==> flow/design.v <==
`timescale 1ns / 1ps
module alu(
        oe,
        opcode,
        in1,
        in2,
        carry,
        out,
        flags
    );
parameter width = 16;
parameter flags_width = 5;
input                       oe;
input [3:0]                 opcode;
input [width-1 : 0]         in1;
input [width-1 : 0]         in2;
input                       carry;
output[width-1 : 0]         out;
output[flags_width-1 : 0]   flags;   
reg [width-1 : 0]           result;
reg                         p, s, z, o, c;
always @(*) begin
    case(opcode)
        0: begin
            {c, result} = in1 + in2 + carry;
            o = (in1[width-1] == in2[width-1]) && (in1[width-1] != result[width-1]);
        end
        1: begin
            {c, result} = in1 - in2 - carry;
            o = (in1[width-1] != in2[width-1]) && (in1[width-1] != result[width-1]);
        end
        2: begin
            {c, result} = in2 - in1 - carry;
            o = (in2[width-1] != in1[width-1]) && (in2[width-1] != result[width-1]);
        end
        4: begin
            result = in1 & in2;
            c = 0;
            o = 0;
        end
        5: begin
            result = in1 | in2;
            c = 0;
            o = 0;
        end
        6: begin
            result = in1 ^ in2;
            c = 0;
            o = 0;
        end
        3: begin
            result = ~(in1 | in2);
            c = 0;
            o = 0;
        end
        7: begin
            result = (in1 << 1) | (in2 << 1);
            c = in1[width-1] | in2[width - 1];
            o = result[width-1] != c;
        end
        8: begin
            result = (in1 >> 1) | (in2 >> 1);
            c = in1[0] | in2[0];
            o = in1[width-1] | in2[width-1];
        end
        9: begin
            result = {in1[width-1], in1[width-1:1]} | {in2[width-1], in2[width-1:1]};
            c = in1[0] | in2[0];
            o = 0;
        end
        default: begin
            result = 0;
            c = 0;
            o = 0;
        end
    endcase
    z = result == 0;
    s = result[width-1];
    p = ~^result;
end
assign out = oe ? result : 0;
assign flags = {p, s, z, o, c};
endmodule
`timescale 1ns / 1ps
module bus(
        alu_in,
        ram_in,
        ram_out,
        io_in,
        io_out,
        regs_in,
        regs_out,
        cp_in,
        cp_out,
        ind_in,
        ind_out,
        am_out,
        aie_out,
        t1_out,
        t2_out,
        offset_in,
        ri_out,
        disp_out
    );
parameter width = 16;
input [width-1 : 0] alu_in;
input [width-1 : 0] ram_in;
input [width-1 : 0] io_in;
input [width-1 : 0] regs_in;
input [width-1 : 0] cp_in;
input [width-1 : 0] ind_in;
input [width-1 : 0] offset_in;
output[width-1 : 0] am_out;
output[width-1 : 0] aie_out;
output[width-1 : 0] t1_out;
output[width-1 : 0] t2_out;
output[width-1 : 0] ri_out;
output[width-1 : 0] ram_out;
output[width-1 : 0] io_out;
output[width-1 : 0] regs_out;
output[width-1 : 0] cp_out;
output[width-1 : 0] ind_out;
output[width-1 : 0] disp_out;
wire [width-1 : 0]  bus;
assign bus = alu_in | ram_in | io_in | regs_in | cp_in | ind_in | offset_in;
assign am_out = bus;
assign aie_out = bus;
assign ram_out = bus;
assign io_out = bus;
assign regs_out = bus;
assign cp_out = bus;
assign ind_out = bus;
assign t1_out = bus;
assign t2_out = bus;
assign ri_out = bus;
assign disp_out = bus;
endmodule
`timescale 1ns / 1ps
module register(
        clk,
        rst,
        oe,
        we,
        in,
        out,
        disp_out
    );
parameter width = 16;
input               clk;
input               rst;
input               oe;
input               we;
input [width-1 : 0] in;
output[width-1 : 0] out;
output[width-1 : 0] disp_out;
reg [width-1 : 0]   data;
always @(posedge clk) begin
    if(rst)
        data <= 0;
    else if(we)
        data <= in;
end
assign out = oe ? data : 0;
assign disp_out = data;
endmodule
`timescale 1ns / 1ps
module registers(
        clk,
        oe,
        we,
        addr,
        in,
        out,
        disp_addr,
        disp_out
    );
parameter width = 16;
parameter depth = 8;
parameter addr_width = 3;
input clk;
input oe;
input we;
input [addr_width-1 : 0]    addr;
input [width-1 : 0]         in;
output[width-1 : 0]         out;
input [addr_width-1 : 0]    disp_addr;
output[width-1 : 0]         disp_out;
reg [width-1 : 0]           regs[depth-1 : 0];
always @(posedge clk) begin
    if(we)
        regs[addr] <= in;
end
assign out = oe ? regs[addr] : 0;
assign disp_out = regs[disp_addr];
endmodule
`timescale 1ns / 1ps
module uc(
        clk,
        rst,
        ri,
        ind,
        regs_addr,
        regs_oe,
        regs_we,
        alu_oe,
        alu_carry,
        alu_opcode,
        ram_oe,
        ram_we,
        io_oe,
        io_we,
        cp_oe,
        cp_we,
        ind_sel,
        ind_oe,
        ind_we,
        am_oe,
        am_we,
        aie_oe,
        aie_we,
        t1_oe,
        t1_we,
        t2_oe,
        t2_we,
        ri_oe,
        ri_we,
        disp_state
    );
parameter word_width =          16;
parameter state_width =         16;
input                           clk;
input                           rst;
input [word_width-1 : 0]        ri;
input [word_width-1 : 0]        ind;
output reg                      alu_oe;
output reg                      alu_carry;
output reg[3 : 0]               alu_opcode;
output reg                      ram_oe;
output reg                      ram_we;
output reg                      io_oe;
output reg                      io_we;
output reg[2 : 0]               regs_addr;
output reg                      regs_oe;
output reg                      regs_we;
output reg                      cp_oe;
output reg                      cp_we;
output reg                      ind_sel;         
output reg                      ind_oe;
output reg                      ind_we;
output reg                      am_oe;
output reg                      am_we;
output reg                      aie_oe;
output reg                      aie_we;
output reg                      t1_oe;
output reg                      t1_we;
output reg                      t2_oe;
output reg                      t2_we;
output reg                      ri_oe;           
output reg                      ri_we;
output[state_width-1 : 0]       disp_state;
wire [0:6]                      cop;
wire                            d;
wire [0:1]                      mod;
wire [0:2]                      rg;
wire [0:2]                      rm;
wire [0:3]							  jump_val;
assign jump_val = {ri[4], ri[5], ri[6], ri[7]};
assign cop  = {ri[0], ri[1], ri[2], ri[3], ri[4], ri[5], ri[6]};
assign d    = {ri[7]};
assign mod  = {ri[8], ri[9]};
assign rg   = {ri[10], ri[11], ri[12]};
assign rm   = {ri[13], ri[14], ri[15]};
reg [state_width-1 : 0] state, state_next;
reg [state_width-1 : 0] decoded_src, decoded_src_next;       
reg [state_width-1 : 0] decoded_dst, decoded_dst_next;       
reg [state_width-1 : 0] decoded_exec, decoded_exec_next;     
reg [state_width-1 : 0] decoded_store, decoded_store_next;   
reg decoded_d, decoded_d_next;                               
always @(posedge clk) begin
    state <= 'h00;
    if(!rst) begin
        state <= state_next;
        if(state == 'h20) begin
            decoded_src <= decoded_src_next;
            decoded_dst <= decoded_dst_next;
            decoded_exec <= decoded_exec_next;
            decoded_store <= decoded_store_next;
            decoded_d <= decoded_d_next;
        end
    end
end
always @(*) begin
    state_next = 'h00;
    decoded_src_next = 'h00;
    decoded_dst_next = 'h00;
    decoded_exec_next = 'h00;
    decoded_store_next = 'h00;
    decoded_d_next = 0;
    alu_oe = 0;
    alu_carry = 0;
    alu_opcode = 0;
    ram_oe = 0;
    ram_we = 0;
    io_oe = 0;
    io_we = 0;
    regs_addr = 0;
    regs_oe = 0;
    regs_we = 0;
    cp_oe = 0;
    cp_we = 0;
    ind_sel = 0;
    ind_oe = 0;
    ind_we = 0;
    am_oe = 0;
    am_we = 0;
    aie_oe = 0;
    aie_we = 0;
    t1_oe = 0;
    t1_we = 0;
    t2_oe = 0;
    t2_we = 0;
    ri_oe = 0;
    ri_we = 0;
    case(state)
        'h00: begin
            state_next = 'h10;
        end
        'h10: begin
            cp_oe = 1;
            am_we = 1;
            state_next = 'h10 + 1;
        end
        'h10 + 'd1: begin
            am_oe = 1;
            state_next = 'h10 + 2;
        end
        'h10 + 'd2: begin
            ram_oe = 1;
            ri_we = 1;
            state_next = 'h20;
        end
        'h20: begin
				if(cop[1] == 0)begin		 
					if(cop[3] == 0) begin	 
						if(cop[0] == 0) begin	 
							if(cop[2] == 0) begin	 
								if(cop[5] == 1)begin				 
									decoded_d_next      = d;
									decoded_dst_next    = (mod == 2'b11) || (d == 1) ? 'h50 : 'h54;
									decoded_exec_next   = 'h60;
									decoded_src_next    = (cop[0:6] == 7'b0000011 && mod != 2'b11) ? 'h130 : ((mod == 2'b11) || (d == 1) ? 'h50 : 'h54);
									decoded_store_next  = (mod == 2'b11) || (d == 1) ? 'h70 : 'h74;
								end
								else begin							 
									decoded_d_next      = d;
									decoded_dst_next    = (mod == 2'b11) || (d == 1) ? 'h50 : 'h54;
									decoded_exec_next   = 'h60;
									decoded_src_next    = (cop[4:6]== 3'b101 && mod != 2'b11) ? 'h60 : ((mod == 2'b11) || (d == 0) ? 'h40 : 'h44);
									decoded_store_next  =  cop[4:6]== 3'b101 ? 'h10 : ((mod == 2'b11) || (d == 1) ? 'h70 : 'h74);
								end
							end
							if(cop[2] == 1) begin	 
								if(cop[5] == 1)begin				 
									decoded_d_next      = d;
									decoded_dst_next    = (mod == 2'b11) || (d == 1) ? 'h50 : 'h54;
									decoded_exec_next   = 'h60;
									decoded_src_next    = 'h110;
									decoded_store_next  = (mod == 2'b11) || (d == 1) ? 'h70 : 'h74;
								end
								else begin							 
									decoded_d_next      = d;
									decoded_dst_next    = (mod == 2'b11) || (d == 1) ? 'h50 : 'h54;
									decoded_exec_next   = 'h60;
									decoded_src_next    = 'h110;
									decoded_store_next  =  cop[4:6]== 3'b101 ? 'h10 : ((mod == 2'b11) || (d == 1) ? 'h70 : 'h74);
								end
							end
						end
						if(cop[0] == 1) begin	 
									decoded_d_next      = d;
									decoded_dst_next    = (mod == 2'b11) || (d == 1) ? 'h50 : 'h54;
									decoded_exec_next   = 'h60;
									decoded_src_next    = (cop[0:6] == 7'b1000011 && mod != 2'b11) ? 'h160 : ((mod == 2'b11) || (d == 1) ? 'h50 : 'h54);
									decoded_store_next  = 'h80;
						end
					end
					if(cop[3] == 1) begin	 
						if(cop[0] == 0) begin	 
							if(cop[2] == 0) begin	 
								 decoded_d_next      = 0;
								 decoded_dst_next    = mod == 2'b11 ? 'h50 : 'h54;
								 decoded_src_next    = mod == 2'b11 ? 'h40 : 'h44;
								 decoded_exec_next   = 'h60;
								 decoded_store_next  = mod == 2'b11 ? 'h70 : 'h74; 
							end
						end
						if(cop[0] == 1) begin	 
							if(cop[2] == 0) begin	 
								decoded_src_next	  = 'h60;
							end
						end
					end
				end
				if(cop[1] == 1)begin		 
					if(cop[3] == 0) begin	 
						if(cop[0] == 0) begin	 
							if(cop[2] == 0) begin	 
								decoded_d_next      = d;
								decoded_dst_next    = (mod == 2'b11) || (d == 1) ? 'h50 : 'h54;
								decoded_src_next    = (mod == 2'b11) || (d == 0) ? 'h40 : 'h44;
								decoded_exec_next   = 'h64;
								decoded_store_next  = 'h80 ; 
							end
							if(cop[2] == 1) begin	 
								decoded_d_next      = d;
								decoded_dst_next    = (mod == 2'b11) || (d == 1) ? 'h50 : 'h54; 
								decoded_src_next    = 'h110;
								decoded_exec_next   = 'h64;
								decoded_store_next  = 'h80 ;
							end
						end
					end
					if(cop[3] == 1) begin	 
						if(cop[0] == 0) begin	 
							if(cop[2] == 0) begin	 
								decoded_d_next      = d;
								decoded_dst_next    = (mod == 2'b11) || (d == 1) ? 'h50 : 'h54;	 
								decoded_src_next    = (mod == 2'b11) || (d == 0) ? 'h40 : 'h44;
								decoded_exec_next   = 'h64;
								decoded_store_next  = (mod == 2'b11) || (d == 1) ? 'h70 : 'h74;	 
							end
							if(cop[2] == 1) begin	 
								decoded_d_next      = d;
								decoded_dst_next    = (mod == 2'b11) || (d == 1) ? 'h50 : 'h54; 
								decoded_src_next    = 'h110;
								decoded_exec_next   = 'h64;
								decoded_store_next  = (mod == 2'b11) || (d == 1) ? 'h70 : 'h74;
							end
						end
					end
				end			
					case(mod)
						 2'b00: begin
							  state_next = rm[0] ? 'h34 : 'h30;
						 end
						 2'b11: begin
							  state_next = decoded_src_next;
						 end
						 2'b10: begin
							  state_next = 'h90;
						 end
					endcase
        end
		  'h150:begin
				regs_addr = 3;
				regs_oe = 1;
				t2_we = 1;
				state_next = 'h150 + 1;
		  end
		  'h150 + 'd1:begin
				t1_oe = 0;
				t2_oe = 1;
				alu_opcode = 2;
				alu_carry = 1;
				alu_oe = 1;
				regs_addr = 3;
				regs_we = 1;
				t2_we = 1;
				am_we = 1;
				state_next = 'h150 + 2;
		  end
		  'h150 +'d2:begin
				am_oe = 1;
				ind_oe = 1;
				ram_we = 1;
				state_next = 'h120 + 3;
		  end
		  'h120:begin
				regs_addr = 3;
				regs_oe = 1;
				t2_we = 1;
				state_next = 'h120 + 1;
		  end
		  'h120 + 'd1:begin
				t1_oe = 0;
				t2_oe = 1;
				alu_opcode = 2;
				alu_carry = 1;
				alu_oe = 1;
				regs_addr = 3;
				regs_we = 1;
				t2_we = 1;
				am_we = 1;
				state_next = 'h120 + 2;
		  end
		  'h120 +'d2:begin
				am_oe = 1;
				t1_oe = 1;
				t2_oe = 0;
				alu_opcode = 5;
				alu_oe = 1;
				ram_we = 1;
				state_next = 'h120 + 3;
		  end
		  'h120+'d3:begin
				state_next = 'h80;
		  end
		  'h160:begin
				regs_addr = 3;
				regs_oe = 1;
				am_we = 1;
				t2_we = 1;
				state_next = 'h160 +1;
			end	
		  'h160 + 'd1:begin
				t2_oe = 1;
				alu_opcode = 0;
				alu_carry = 1;
				alu_oe = 1;
				regs_addr = 3;
				regs_we = 1;
				am_oe = 1;
				state_next = 'h160+2;
			end
		  'h160+ 'd2:begin
				ram_oe = 1;
				ind_we = 1;
				state_next = decoded_store;
			end
		  'h130:begin
				regs_addr = 3;
				regs_oe = 1;
				am_we = 1;
				t2_we = 1;
				state_next = 'h130 +1;
			end
			'h130 + 'd1:begin
				t1_oe = 0;
				t2_oe = 1;
				alu_opcode = 0;
				alu_carry = 1;
				alu_oe = 1;
				regs_addr = 3;
				regs_we = 1;
				am_oe = 1;
				state_next = 'h130+2;
			end
			'h130+ 'd2:begin
				ram_oe = 1;
				t2_we = 1;
				if(mod == 2'b11)
					state_next = 'h130+4;
				else
					state_next = 'h130+3;
			end
			'h130+ 'd3:begin
				t1_oe = 1;
				t2_oe = 0;
				alu_opcode = 5;
				alu_oe = 1;
				am_we = 1;
				state_next = 'h130+4;
			end
			'h130+ 'd4:begin
				t1_oe = 0;
				t2_oe = 1;
				alu_opcode = 5;
				alu_oe = 1;
				t1_we = 1;
				state_next = decoded_store;
			end
		  'h90: begin
				cp_oe = 1;
				t1_we = 1;
				state_next = 'h90 + 1;
		  end
		  'h90 + 'd1: begin
				t1_oe = 1;
            t2_oe = 0;
            alu_carry = 1;
            alu_opcode = 0;
				alu_oe = 1;
				cp_we = 1;
				state_next = rm[0] ? 'h34 : 'h30;
		  end
		  'h34: begin
            regs_addr = rm;
            regs_oe = 1;
            if(decoded_d)
                t2_we = 1;
            else
                t1_we = 1;
            if(mod == 2'b10)
					state_next = 'h100;
				else
					if(cop[2] == 1)
						state_next = 'h110;
					else
						state_next = decoded_src;
        end
		  'h30: begin
            regs_addr = rm[1] ? 7 : 6;
            regs_oe = 1;
            t1_we = 1;
            state_next = 'h30 + 1;
        end
        'h30 + 'd1: begin
            regs_addr = rm[2] ? 5 : 4;
            regs_oe = 1;
            t2_we = 1;
            state_next = 'h30 + 2;
        end
        'h30 + 'd2: begin
            t1_oe = 1;
            t2_oe = 1;
            alu_carry = 0;
            alu_opcode = 0;
            alu_oe = 1;
            if(decoded_d)
                t2_we = 1;
            else
                t1_we = 1;
				if(mod == 2'b10)
					state_next = 'h100;
				else
					if(cop[2] == 1)
						state_next = 'h110;
					else
						state_next = decoded_src;
        end
		  'h100: begin
				cp_oe = 1;
            am_we = 1;
				state_next = 'h100 + 1;
		  end
		  'h100 + 'd1: begin
				am_oe = 1;
				state_next = 'h100 + 2;
		  end
		  'h100 + 'd2: begin
				ram_oe = 1;
				if(decoded_d)
                t1_we = 1;
            else
                t2_we = 1;
				state_next = 'h100 + 3;
		  end
		  'h100 + 'd3: begin
				t1_oe = 1;
            t2_oe = 1;
            alu_carry = 0;
            alu_opcode = 0;
            alu_oe = 1;
            if(decoded_d)
                t2_we = 1;
            else
                t1_we = 1;
				if(cop[2] == 1)
					state_next = 'h110;
				else	
					state_next = decoded_src;
		  end
		  'h110: begin
				cp_oe = 1;
				t2_we = 1;
				state_next = 'h110 + 1;
		  end
		  'h110 + 'd1: begin
				t1_oe = 0;
				t2_oe = 1;
				alu_carry = 1;
            alu_opcode = 0;
				alu_oe = 1;
				cp_we = 1;
				state_next = 'h110 + 2;
		  end
		  'h110 + 'd2: begin
				cp_oe = 1;
				am_we = 1;
				state_next = 'h110 + 3;
		  end
		  'h110 + 'd3: begin
				am_oe = 1;
				state_next = 'h110 + 4;
		  end
		  'h110 + 'd4: begin
				ram_oe = 1;
				if(decoded_d)
                t1_we = 1;
            else
                t2_we = 1;
				state_next = decoded_dst;
		  end
        'h40: begin
            regs_addr = decoded_d ? rm : rg;
            regs_oe = 1;
            t2_we = 1;
            state_next = decoded_dst;
        end
        'h44: begin
            t1_oe = 0;
            t2_oe = 1;
            alu_opcode = 5;
            alu_oe = 1;
            am_we = 1;
            state_next = 'h44 + 1;
        end
        'h44 + 'd1: begin
            am_oe = 1;
            state_next = 'h44 + 2;
        end
        'h44 + 'd2: begin
            ram_oe = 1;
            t2_we = 1;
            state_next = decoded_dst;
        end
        'h50: begin
            regs_addr = decoded_d ? rg : rm;
            regs_oe = 1;
            t1_we = 1;
				if(cop[0:6] == 2)
					state_next = 'h120;
				else	if(cop[0:6] == 3)
					state_next = 'h130;
				else	if(cop[0:6] == 7'b1000010)
					state_next = 'h150;
				else	if(cop[0:6] == 7'b1000011)
					state_next = 'h160;
				else
					state_next = decoded_exec;
        end
        'h54: begin
            t1_oe = 1;
            t2_oe = 0;
            alu_opcode = 5;
            alu_oe = 1;
            am_we = 1;
            state_next = 'h54 + 1;
        end
        'h54 + 'd1: begin
            am_oe = 1;
            state_next = 'h54 + 2;
        end
        'h54 + 'd2: begin
            ram_oe = 1;
            t1_we = 1;
				if(cop[0:6] == 2)
					state_next = 'h120;
				else	if(cop[0:6] == 3)
					state_next = 'h130;
				else	if(cop[0:6] == 7'b1000010)
					state_next = 'h150;
				else	if(cop[0:6] == 7'b1000011)
					state_next = 'h160;
				else
					state_next = decoded_exec;
        end
        'h60: begin
					if(cop[0] == 0) begin  
						if(cop[3] == 1) begin
							t1_oe = 1;
							case(cop[4:6])
								 3'b000: begin                                
									  alu_carry = 1;
									  alu_opcode = 0;
								 end
								 3'b001: begin                                
									  alu_carry = 1;
									  alu_opcode = 1;
								 end
								 3'b010: begin                                
									  alu_carry = 0;
									  alu_opcode = 2;
								 end
								 3'b011: begin                                
									  alu_opcode = 3;
								 end
								 3'b100: alu_opcode = 7;                   
								 3'b101: alu_opcode = 8;                   
								 3'b110: alu_opcode = 9;                   
							endcase
							ind_sel = 1;
							ind_we = 1;
						end
						else begin
							case(cop[4:6])
								3'b000: begin												 
									t2_oe = 1;
									alu_opcode = 5;
								end
								3'b101:begin												 
									t1_oe = 1;
									alu_opcode = 5;
									cp_we = 1;
								end
							endcase
						end
						alu_oe = 1;
						t1_we = 1;
						state_next = decoded_store;
					end
					else begin 
						case(jump_val)
							4'b0000: begin									 
								if( (ind[4] | ind[2]) == 1 )
									state_next = 'h140;
								else state_next = 'h80;
							end
							4'b0001: begin									 
								if( ind[3] == 1 )
									state_next = 'h140;
								else state_next = 'h80;
							end
							4'b0010: begin									 
								if( ((ind[1]^ind[3]) | ind[2]) == 1 )
									state_next = 'h140;
								else state_next = 'h80;
							end
							4'b0011: begin									 
								if( (ind[1]^ind[3]) == 1 )
									state_next = 'h140;
								else state_next = 'h80;
							end
							4'b0100: begin									 
								if( ind[2] == 1 )
									state_next = 'h140;
								else state_next = 'h80;
							end
							4'b0101: begin									 
								if( ind[1] == 1 )
									state_next = 'h140;
								else state_next = 'h80;
							end
							4'b0110: begin									 
								if( ind[3] == 1 )
									state_next = 'h140;
								else state_next = 'h80;
							end
							4'b0111: begin									 
								if( ind[4] == 1 )
									state_next = 'h140;
								else state_next = 'h80;
							end
							4'b1000: begin									 
								if( (ind[4] | ind[2] ) == 0 )
									state_next = 'h140;
								else state_next = 'h80;
							end
							4'b1001: begin									 
								if( ind[0] == 0 )
									state_next = 'h140;
								else state_next = 'h80;
							end
							4'b1010: begin									 
								if( ((ind[1]^ind[3]) | ind[2]) == 0 )
									state_next = 'h140;
								else state_next = 'h80;
							end
							4'b1011: begin									 
								if( (ind[1]^ind[3]) == 0 )
									state_next = 'h140;
								else state_next = 'h80;
							end
							4'b1100: begin									 
								if( ind[2] == 0 )
									state_next = 'h140;
								else state_next = 'h80;
							end
							4'b1101: begin									 
								if( ind[1] == 0 )
									state_next = 'h140;
								else state_next = 'h80;
							end
							4'b1110: begin									 
								if( ind[3] == 0 )
									state_next = 'h140;
								else state_next = 'h80;
							end
							4'b1111: begin									 
								if( ind[4] == 0 )
									state_next = 'h140;
								else state_next = 'h80;
							end
						endcase
					end
        end
        'h64: begin
            t1_oe = 1;
            t2_oe = 1;
            case(cop[4:6])
                3'b000: begin                                
                    alu_carry = 0;
                    alu_opcode = 0;
                end
                3'b001: begin                                
                    alu_carry = ind[0];
                    alu_opcode = 0;
                end
                3'b010: begin                                
                    alu_carry = 0;
                    alu_opcode = 1;
                end
                3'b011: begin                                
                    alu_carry = ind[0];
                    alu_opcode = 1;
                end
                3'b100: alu_opcode = 4;                   
                3'b101: alu_opcode = 5;                    
                3'b110: alu_opcode = 6;                   
            endcase
            alu_oe = 1;
            t1_we = 1;
            ind_sel = 1;
            ind_we = 1;
            state_next = decoded_store;
        end
		  'h140:begin
				cp_oe = 1;
				t1_we = 1;
				state_next = 'h140 + 1;
		  end
		  'h140 + 'd1:begin
				ri_oe = 1;
				t2_we = 1;
				state_next = 'h140 + 2;
		  end
		  'h140 + 'd2:begin
				t1_oe = 1;
				t2_oe = 1;
				alu_opcode = 0;
				alu_carry = 0;
				alu_oe = 1;
				cp_we = 1;
				state_next = 'h10;
		  end
        'h70: begin
            t1_oe = 1;
            t2_oe = 0;
            alu_opcode = 5;
            alu_oe = 1;
            regs_addr = decoded_d ? rg : rm;
            regs_we = 1;
            state_next = 'h80;
        end
        'h74: begin
            t1_oe = 1;
            t2_oe = 0;
            alu_opcode = 5;
            alu_oe = 1;
            am_oe = 1;
            ram_we = 1;
            state_next = 'h74 + 1;
        end
        'h74 + 'd1: begin
            state_next = 'h80;
        end
        'h80: begin
            cp_oe = 1;
            t1_we = 1;
            state_next = 'h80 + 1;
        end
        'h80 + 'd1: begin
            t1_oe = 1;
            cp_we = 1;
            alu_oe = 1;
            alu_carry = 1;
            alu_opcode = 0;
            state_next = 'h10;
        end
        default: ;
    endcase
end
assign disp_state = state;
endmodule
`timescale 1ns / 1ps
module calc_didactic(
        clk,
        rst,
        mem_addr,
        mem_we,
        mem_wdata,
        mem_rdata
    );
parameter addr_width = 10;
parameter word_width = 16;
input                       clk;
input                       rst;
output[addr_width-1 : 0]    mem_addr;
output                      mem_we;
output[word_width-1 : 0]    mem_wdata;
input [word_width-1 : 0]    mem_rdata;
wire[word_width-1 : 0]      disp_cp, disp_ind, disp_am, disp_aie, disp_t1, disp_t2, disp_ri, disp_mag;
wire[word_width-1 : 0]      disp_state, disp_reg_data;
wire[word_width-1 : 0]      io_in;
wire                        io_oe, io_we;
wire                        cp_oe;
wire                        cp_we;
wire[word_width-1 : 0]      cp_in;
wire[word_width-1 : 0]      cp_out;
register #(word_width) cp(clk, rst, cp_oe, cp_we, cp_in, cp_out, disp_cp);
wire                        ind_oe;
wire                        ind_we;
wire[word_width-1 : 0]      ind_in;
wire[word_width-1 : 0]      ind_out;
register #(word_width) ind(clk, rst, ind_oe, ind_we, ind_in, ind_out, disp_ind);
wire                        am_oe;
wire                        am_we;
wire[word_width-1 : 0]      am_in;
wire[word_width-1 : 0]      am_out;
register #(word_width) am(clk, rst, am_oe, am_we, am_in, am_out, disp_am);
wire                        aie_oe;
wire                        aie_we;
wire[word_width-1 : 0]      aie_in;
wire[word_width-1 : 0]      aie_out;
register #(word_width) aie(clk, rst, aie_oe, aie_we, aie_in, aie_out, disp_aie);
wire                        t1_oe;
wire                        t1_we;
wire[word_width-1 : 0]      t1_in;
wire[word_width-1 : 0]      t1_out;
register #(word_width) t1(clk, rst, t1_oe, t1_we, t1_in, t1_out, disp_t1);
wire                        t2_oe;
wire                        t2_we;
wire[word_width-1 : 0]      t2_in;
wire[word_width-1 : 0]      t2_out;
register #(word_width) t2(clk, rst, t2_oe, t2_we, t2_in, t2_out, disp_t2);
wire                        ri_oe;
wire                        ri_we;
wire[word_width-1 : 0]      ri_in;
wire[word_width-1 : 0]      ri_out;
register #(word_width) ri(clk, rst, ri_oe, ri_we, ri_in, ri_out, disp_ri);
wire                        alu_oe;
wire[3 : 0]                 alu_opcode;
wire                        alu_carry;
wire[word_width-1 : 0]      alu_out;
wire[4 : 0]                 alu_flags;
alu #(word_width, 5) alu(alu_oe, alu_opcode, t1_out, t2_out, alu_carry, alu_out, alu_flags);
wire                        ram_oe;
wire                        ram_we;
wire[word_width-1 : 0]      ram_in;
wire[word_width-1 : 0]      ram_out;
assign mem_addr = am_out[addr_width-1 : 0];
assign mem_we = ram_we;
assign mem_wdata = ram_in;
assign ram_out = ram_oe ? mem_rdata : 0;
wire                        regs_oe;
wire                        regs_we;
wire[2 : 0]                 regs_addr;
wire[word_width-1 : 0]      regs_in;
wire[word_width-1 : 0]      regs_out;
registers #(word_width) regs(clk, regs_oe, regs_we, regs_addr, regs_in, regs_out, 3'b000, disp_reg_data);
wire                        ind_sel;
wire[word_width-1 : 0]      ind_mag;
assign ind_in = ind_sel ? alu_flags : ind_mag;
wire[word_width-1 : 0]      offset_out;
assign offset_out = {{8{ri_out[8]}}, ri_out[8], ri_out[9], ri_out[10], ri_out[11], ri_out[12], ri_out[13], ri_out[14], ri_out[15]};
bus #(word_width) mag(alu_out, ram_out, ram_in, {word_width{1'b0}}, io_in, regs_out, regs_in, cp_out, cp_in, ind_out, ind_mag, am_in, aie_in, t1_in, t2_in, offset_out, ri_in, disp_mag);
uc #(word_width) uc(clk, rst, disp_ri, disp_ind, regs_addr, regs_oe, regs_we, alu_oe, alu_carry, alu_opcode, ram_oe, ram_we, io_oe, io_we, cp_oe, cp_we, ind_sel, ind_oe, ind_we, am_oe, am_we, aie_oe, aie_we, t1_oe, t1_we, t2_oe, t2_we, ri_oe, ri_we, disp_state);
endmodule
* Step by step through the tools: calc_didactic
What the tools print for calc_didactic, step after step.
Line numbers count from 1 in the design file above.
Not given: --
- Top :: calc_didactic
- Clock input :: clk
- Cell library :: sky130hd
- Timing corner :: tt_025C_1v80

* After elaboration
Counts by Yosys on the flattened word-level netlist (proc, flatten, opt, wreduce; memories kept). Register bits leave out memories and registers merged into their read ports (data or address). Print and check cells are left out.
Yosys's memory passes give these memory sizes; they may raise the number of words (mostly to a power of two), join words into wider ones and drop unused or constant bits.
- Register bits after elaboration :: 171
- Bits in latches :: 0
- Bits in writable memories :: 128
- ROM bits :: 0
- Clocked read ports x word width :: 0
- Memory cells :: 1
- Bits of input ports :: 18
- Word-level cells :: 349
- Add/sub/neg operators :: 6
- Multipliers :: 0
- Divide/modulo/power cells :: 0
- Magnitude comparators :: 0
- Equality and inequality tests :: 99
- Shift-type cells :: 0
- Mux-type cells :: 159
- Bitwise logic cells :: 19
- Reduce/logical cells :: 53
** Memories
- regs.regs :: words 8, width 16, rd ports 1, write ports 1, line 188 : reg [width-1 : 0]           regs[depth-1 : 0];
** Operators with widths (count)
- two-way mux 16 bit :: 67
- parallel mux 16 bit (select 42 bit) :: 1
- == test 16 x 9 -> 1 bit (second input constant) :: 27
- parallel mux 16 bit (select 15 bit) :: 1
- == test 16 x 7 -> 1 bit (second input constant) :: 13
- parallel mux 16 bit (select 10 bit) :: 1
- two-way mux 9 bit :: 15
- bitwise OR 16 bit :: 8
- == test 32 x 1 -> 1 bit (second input constant) :: 3
- zero test 32 bit :: 3
- == test 16 x 6 -> 1 bit (second input constant) :: 5
- == test 16 x 8 -> 1 bit (second input constant) :: 4
- == test 16 x 5 -> 1 bit (second input constant) :: 3
- parallel mux 16 bit (select 3 bit) :: 1
- == test 4 bit (second input constant) :: 10
- two-way mux 1 bit :: 40
- two-way mux 3 bit :: 12
- subtractor 16 x 16 -> 17 bit :: 2
- subtractor 17 x 1 -> 17 bit :: 2
- zero test 16 bit :: 2
- bitwise OR 32 x 1 -> 32 bit :: 1
- == test 4 x 3 -> 1 bit (second input constant) :: 8
- OR reduction 7 bit :: 4
- OR reduction 2 bit :: 13
- parallel mux 4 bit (select 6 bit) :: 1
- OR reduction 11 bit :: 2
- OR reduction 10 bit :: 2
- OR reduction 18 bit :: 1
Not listed: further kinds 44, cells in them 84.

* Longest topological paths
Longest topological path by Yosys (ltp), each cell counted once; first at word level (registers and memories cut), then after technology mapping (sequential cells cut; the memories' decode and read muxes count).
- Depth after elaboration :: 22
- ABC_AREA :: 0
- Mapped depth :: 29
- Gate-level depth less buffers :: 24

* Netlist
Yosys stat after the flow's synthesis: flattened, memories mapped to cells. It holds for the ABC_AREA given above (unset counts as 0); a run with the other value may have another netlist.
Totals and module areas in this step are rounded.
- Mapped cells :: 1833
- Mapped area :: 16500 um2
- Sequential part of the area :: 6200 um2
- Mapped flip-flops :: 239
- Buffers :: 121
** Cell types
- sky130_fd_sc_hd__edfxtp_1 :: count 141, area in all 4.23E+03 um2
- sky130_fd_sc_hd__dfxtp_1 :: count 98, area in all 1.96E+03 um2
- sky130_fd_sc_hd__ha_1 :: count 96, area in all 1.2E+03 um2
- sky130_fd_sc_hd__nand2_1 :: count 221, area in all 829.546 um2
- sky130_fd_sc_hd__nor2_1 :: count 164, area in all 615.59 um2
- sky130_fd_sc_hd__a211oi_1 :: count 77, area in all 578.054 um2
- sky130_fd_sc_hd__a21oi_1 :: count 98, area in all 490.47 um2
- sky130_fd_sc_hd__inv_1 :: count 103, area in all 386.621 um2
- sky130_fd_sc_hd__o21ai_0 :: count 74, area in all 370.355 um2
- sky130_fd_sc_hd__mux4_2 :: count 13, area in all 292.781 um2
- sky130_fd_sc_hd__nand3_1 :: count 53, area in all 265.254 um2
- sky130_fd_sc_hd__clkbuf_1 :: count 70, area in all 262.752 um2
- sky130_fd_sc_hd__xnor2_1 :: count 29, area in all 253.994 um2
- sky130_fd_sc_hd__mux2i_1 :: count 23, area in all 230.221 um2
- sky130_fd_sc_hd__and2_1 :: count 31, area in all 193.936 um2
- sky130_fd_sc_hd__nor3_1 :: count 38, area in all 190.182 um2
- sky130_fd_sc_hd__o211ai_1 :: count 23, area in all 172.666 um2
- sky130_fd_sc_hd__a21o_1 :: count 22, area in all 165.158 um2
Other cell types: 97; their cells: 459.
The figures by module come from a second, unflattened synthesis with its own total; it is not the netlist above.
- Cell total of the unflattened synthesis :: 2119
- Area (unflattened synthesis) :: 19600 um2
Each row is one instance without its submodules.
** By module
- registers (width=16) :: instances 1, cells 361, area 6140 um2, seq. area 3840 um2
- alu :: instances 1, cells 638, area 4360 um2, seq. area 0.0 um2
- register (width=16) :: instances 6, cells 69, area 684 um2, seq. area 320 um2
- uc (word_width=16) :: instances 1, cells 462, area 3270 um2, seq. area 551 um2
- bus (width=16) :: instances 1, cells 208, area 1440 um2, seq. area 0.0 um2
- calc_didactic :: instances 1, cells 36, area 275 um2, seq. area 0.0 um2

* Timing after synthesis
Path of least setup slack by OpenSTA after synthesis, without wires, with an ideal clock, recovery checks aside; 20% of the period is set as input and as output delay. Where synthesis merged equal registers, the netlist keeps one of their names.
- Path type :: register to output
- From :: register uc.state[2]
- To :: output port mem_wdata[15]
- Clock period :: 10000 ps
- External output delay :: 2000 ps
- Arrival time :: 4994 ps
- Required time :: 8000 ps
- Path slack :: 3006 ps
- Delay of the path :: 4994 ps
- Driving pins on the path :: 22
- Buffers on the path :: 5
- Synthesis period reached :: 6994 ps
"delay of the path" = arrival - input delay + setup time.
At an output port there is no setup time.
"driving pins on the path": output pins that drive a net of the path, with the launching flip-flop's if there is one; two outputs of one cell count as two.
"synthesis period reached" = period - worst setup slack (recovery checks aside). The figure is calculated, with input and output delays left at 20% of the set period.
The rows between start and end are the longest chain of elaborated cells between them; the timing report does not say that the signal goes this way. Where chains are equally long, one stands for them.
A line is the first line of the expression or statement that the cell stems from. Yosys adds cells for indexed reads and writes and turns some case tables into memories.
- Cells stage by stage :: sky130_fd_sc_hd__dfxtp_1 > sky130_fd_sc_hd__buf_4 > sky130_fd_sc_hd__buf_4 > sky130_fd_sc_hd__or4_1 > sky130_fd_sc_hd__clkbuf_1 > sky130_fd_sc_hd__nor4_1 > sky130_fd_sc_hd__a211o_1 > sky130_fd_sc_hd__or2_2 > sky130_fd_sc_hd__buf_2 > sky130_fd_sc_hd__buf_1 > sky130_fd_sc_hd__nand2_1 > sky130_fd_sc_hd__ha_1 > sky130_fd_sc_hd__inv_1 > sky130_fd_sc_hd__ha_1 > sky130_fd_sc_hd__a21o_1 > sky130_fd_sc_hd__a21o_1 > sky130_fd_sc_hd__a21o_1 > sky130_fd_sc_hd__or3b_2 > sky130_fd_sc_hd__o221ai_1 > sky130_fd_sc_hd__xnor2_2 > sky130_fd_sc_hd__a211oi_4 > sky130_fd_sc_hd__o21bai_1
- Length of the longest elaborated chain :: 13
** RTL lines, path post-synthesis
- from (decl) :: line 273 : reg [state_width-1 : 0] state, state_next;
- from (assign) :: line 280 : state <= 'h00;
- from (assign) :: line 282 : state <= state_next;
- == test 16 x 9 -> 1 bit :: line 324 : case(state)
- OR reduction 11 bit
- parallel mux 1 bit (select 2 bit) :: line 324
- two-way mux 16 bit :: line 163 : assign out = oe ? data : 0;
- subtractor 16 x 16 -> 17 bit :: line 33 : {c, result} = in2 - in1 - carry;
- subtractor 17 x 1 -> 17 bit :: line 33
- parallel mux 16 bit (select 10 bit) :: line 23 : case(opcode)
- two-way mux 16 bit :: line 81 : assign out = oe ? result : 0;
- bitwise OR 16 bit (5 in a row) :: line 125 : assign bus = alu_in | ram_in | io_in | regs_in | cp_in | ind_in | offset_in;
- to (decl) :: line 990 : output[word_width-1 : 0]    mem_wdata;

* Timing after layout
From the final timing report of run A: the path of least setup slack in the routed layout; clock arrival at registers is part of the times.
The path's times are printed in steps of 10 ps; the period is the one set.
- Path type :: register to output
- From :: register uc.state[0]
- To :: output port mem_wdata[10]
- Clock period :: 9710 ps
- External output delay :: 1940 ps
- Arrival time :: 7450 ps
- Required time :: 7770 ps
- Path slack :: 320 ps
- Driving pins on the path :: 21
- Buffers on the path :: 2
The rows between start and end are the longest chain of elaborated cells between them; the timing report does not say that the signal goes this way. Where chains are equally long, one stands for them.
- Cells stage by stage :: sky130_fd_sc_hd__dfxtp_1 > sky130_fd_sc_hd__buf_4 > sky130_fd_sc_hd__and2_1 > sky130_fd_sc_hd__a32oi_1 > sky130_fd_sc_hd__o21ai_0 > sky130_fd_sc_hd__or2_2 > sky130_fd_sc_hd__nand2_1 > sky130_fd_sc_hd__inv_1 > sky130_fd_sc_hd__fa_1 > sky130_fd_sc_hd__inv_1 > sky130_fd_sc_hd__fa_1 > sky130_fd_sc_hd__o21ba_2 > sky130_fd_sc_hd__o21ai_0 > sky130_fd_sc_hd__a2111oi_0 > sky130_fd_sc_hd__o21ai_0 > sky130_fd_sc_hd__a221oi_1 > sky130_fd_sc_hd__xnor2_1 > sky130_fd_sc_hd__a211oi_1 > sky130_fd_sc_hd__o2111a_2 > sky130_fd_sc_hd__inv_1 > sky130_fd_sc_hd__clkdlybuf4s50_1
- Length of the longest elaborated chain :: 13
** RTL lines, path post-layout
- from (decl) :: line 273 : reg [state_width-1 : 0] state, state_next;
- from (assign) :: line 280 : state <= 'h00;
- from (assign) :: line 282 : state <= state_next;
- == test 16 x 9 -> 1 bit :: line 324 : case(state)
- OR reduction 11 bit
- parallel mux 1 bit (select 2 bit) :: line 324
- two-way mux 16 bit :: line 163 : assign out = oe ? data : 0;
- subtractor 16 x 16 -> 17 bit :: line 33 : {c, result} = in2 - in1 - carry;
- subtractor 17 x 1 -> 17 bit :: line 33
- parallel mux 16 bit (select 10 bit) :: line 23 : case(opcode)
- two-way mux 16 bit :: line 81 : assign out = oe ? result : 0;
- bitwise OR 16 bit (5 in a row) :: line 125 : assign bus = alu_in | ram_in | io_in | regs_in | cp_in | ind_in | offset_in;
- to (decl) :: line 990 : output[word_width-1 : 0]    mem_wdata;

FLOW RESULTS
============

Measured results for calc_didactic: 6 stored runs of the Yosys and OpenROAD flow on sky130hd. The settings differ; the order carries no meaning. The constraints put input and output delay at 20% of the set period each and load the outputs with 0.01 pF.
"clock period reached" = clock period - worst setup slack. The figure is calculated, with input and output delays left at 20% of the set period.
"allowed time less slack (worst setup path)" is the time allowed to the run's worst setup path (the clock period less input and output delay, where it has them) less its slack. Clock arrival times count: a late capture clock shortens it, a late launch clock lengthens it.
"total design power" is the tool's figure for a default switching activity; nothing was simulated.
"allowed time less slack (worst setup path)" is known to 10 ps.
The results are shown rounded.

** Run A
- Settings :: CORE_UTILIZATION=40; period_ns=9.71; CAP_MARGIN=20; CORE_MARGIN=2; SLEW_MARGIN=20
- Yosys chip area after synthesis :: 16500 um2
- Area inside the die boundary :: 42800 um2
- Standard-cell area after routing :: 18400 um2
- Utilization after routing :: 45.1 %
- Worst slack on setup checks :: 321 ps
- Setup TNS :: 0 ps
- Worst hold slack :: 449 ps
- Total design power :: 2.43 mW
- Clock period reached :: 9389 ps
- Allowed time less slack (worst setup path) :: 7450 ps
- Critical path kind :: register to output

** Run B
- Settings :: ABC_AREA=1; CAP_MARGIN=30; CELL_PAD_IN_SITES_DETAIL_PLACEMENT=1; CORE_ASPECT_RATIO=1.57; CORE_MARGIN=5; CORE_UTILIZATION=43; CTS_CLUSTER_DIAMETER=395; GPL_TIMING_DRIVEN=0; MAX_ROUTING_LAYER=met5; MIN_ROUTING_LAYER=met2; PLACE_DENSITY=0.65; SETUP_SLACK_MARGIN=0.89; SLEW_MARGIN=10; TNS_END_PERCENT=90; period_ns=8.06
- Yosys chip area after synthesis :: 16600 um2
- Area inside the die boundary :: 42800 um2
- Standard-cell area after routing :: 19200 um2
- Utilization after routing :: 49.9 %
- Worst slack on setup checks :: 809 ps
- Setup TNS :: 0 ps
- Worst hold slack :: 479 ps
- Total design power :: 2.62 mW
- Clock period reached :: 7251 ps
- Allowed time less slack (worst setup path) :: 5640 ps
- Critical path kind :: register to output

** Run C
- Settings :: ABC_AREA=0; CELL_PAD_IN_SITES_DETAIL_PLACEMENT=2; CORE_UTILIZATION=61; MIN_ROUTING_LAYER=met2; PLACE_DENSITY_LB_ADDON=0.13; period_ns=8.82; CAP_MARGIN=20; CORE_MARGIN=2; SLEW_MARGIN=20
- Outcome :: stopped before the end: placement reported DPL-0033

** Run D
- Settings :: CORE_UTILIZATION=40; period_ns=10.0; CAP_MARGIN=20; CORE_MARGIN=2; SLEW_MARGIN=20
- Yosys chip area after synthesis :: 16500 um2
- Area inside the die boundary :: 42800 um2
- Standard-cell area after routing :: 18400 um2
- Utilization after routing :: 45.2 %
- Worst slack on setup checks :: 462 ps
- Setup TNS :: 0 ps
- Worst hold slack :: 455 ps
- Total design power :: 2.30 mW
- Clock period reached :: 9538 ps
- Allowed time less slack (worst setup path) :: 7540 ps
- Critical path kind :: register to output

** Run E
- Settings :: CAP_MARGIN=15; CORE_MARGIN=9; CORE_UTILIZATION=45; CTS_CLUSTER_DIAMETER=49; CTS_CLUSTER_SIZE=15; MAX_ROUTING_LAYER=met4; PLACE_DENSITY=0.53; SETUP_SLACK_MARGIN=-0.55; SLEW_MARGIN=40; period_ns=9.38
- Yosys chip area after synthesis :: 16500 um2
- Area inside the die boundary :: 43800 um2
- Standard-cell area after routing :: 18400 um2
- Utilization after routing :: 51.4 %
- Worst slack on setup checks :: 314 ps
- Setup TNS :: 0 ps
- Worst hold slack :: 453 ps
- Total design power :: 2.45 mW
- Clock period reached :: 9066 ps
- Allowed time less slack (worst setup path) :: 7190 ps
- Critical path kind :: register to output

** Run F
- Settings :: CORE_MARGIN=5; CTS_CLUSTER_SIZE=15; period_ns=10.0; CAP_MARGIN=20; CORE_UTILIZATION=40; SLEW_MARGIN=20
- Yosys chip area after synthesis :: 16500 um2
- Area inside the die boundary :: 45400 um2
- Standard-cell area after routing :: 18500 um2
- Utilization after routing :: 45.3 %
- Worst slack on setup checks :: 479 ps
- Setup TNS :: 0 ps
- Worst hold slack :: 458 ps
- Total design power :: 2.35 mW
- Clock period reached :: 9521 ps
- Allowed time less slack (worst setup path) :: 7520 ps
- Critical path kind :: register to output
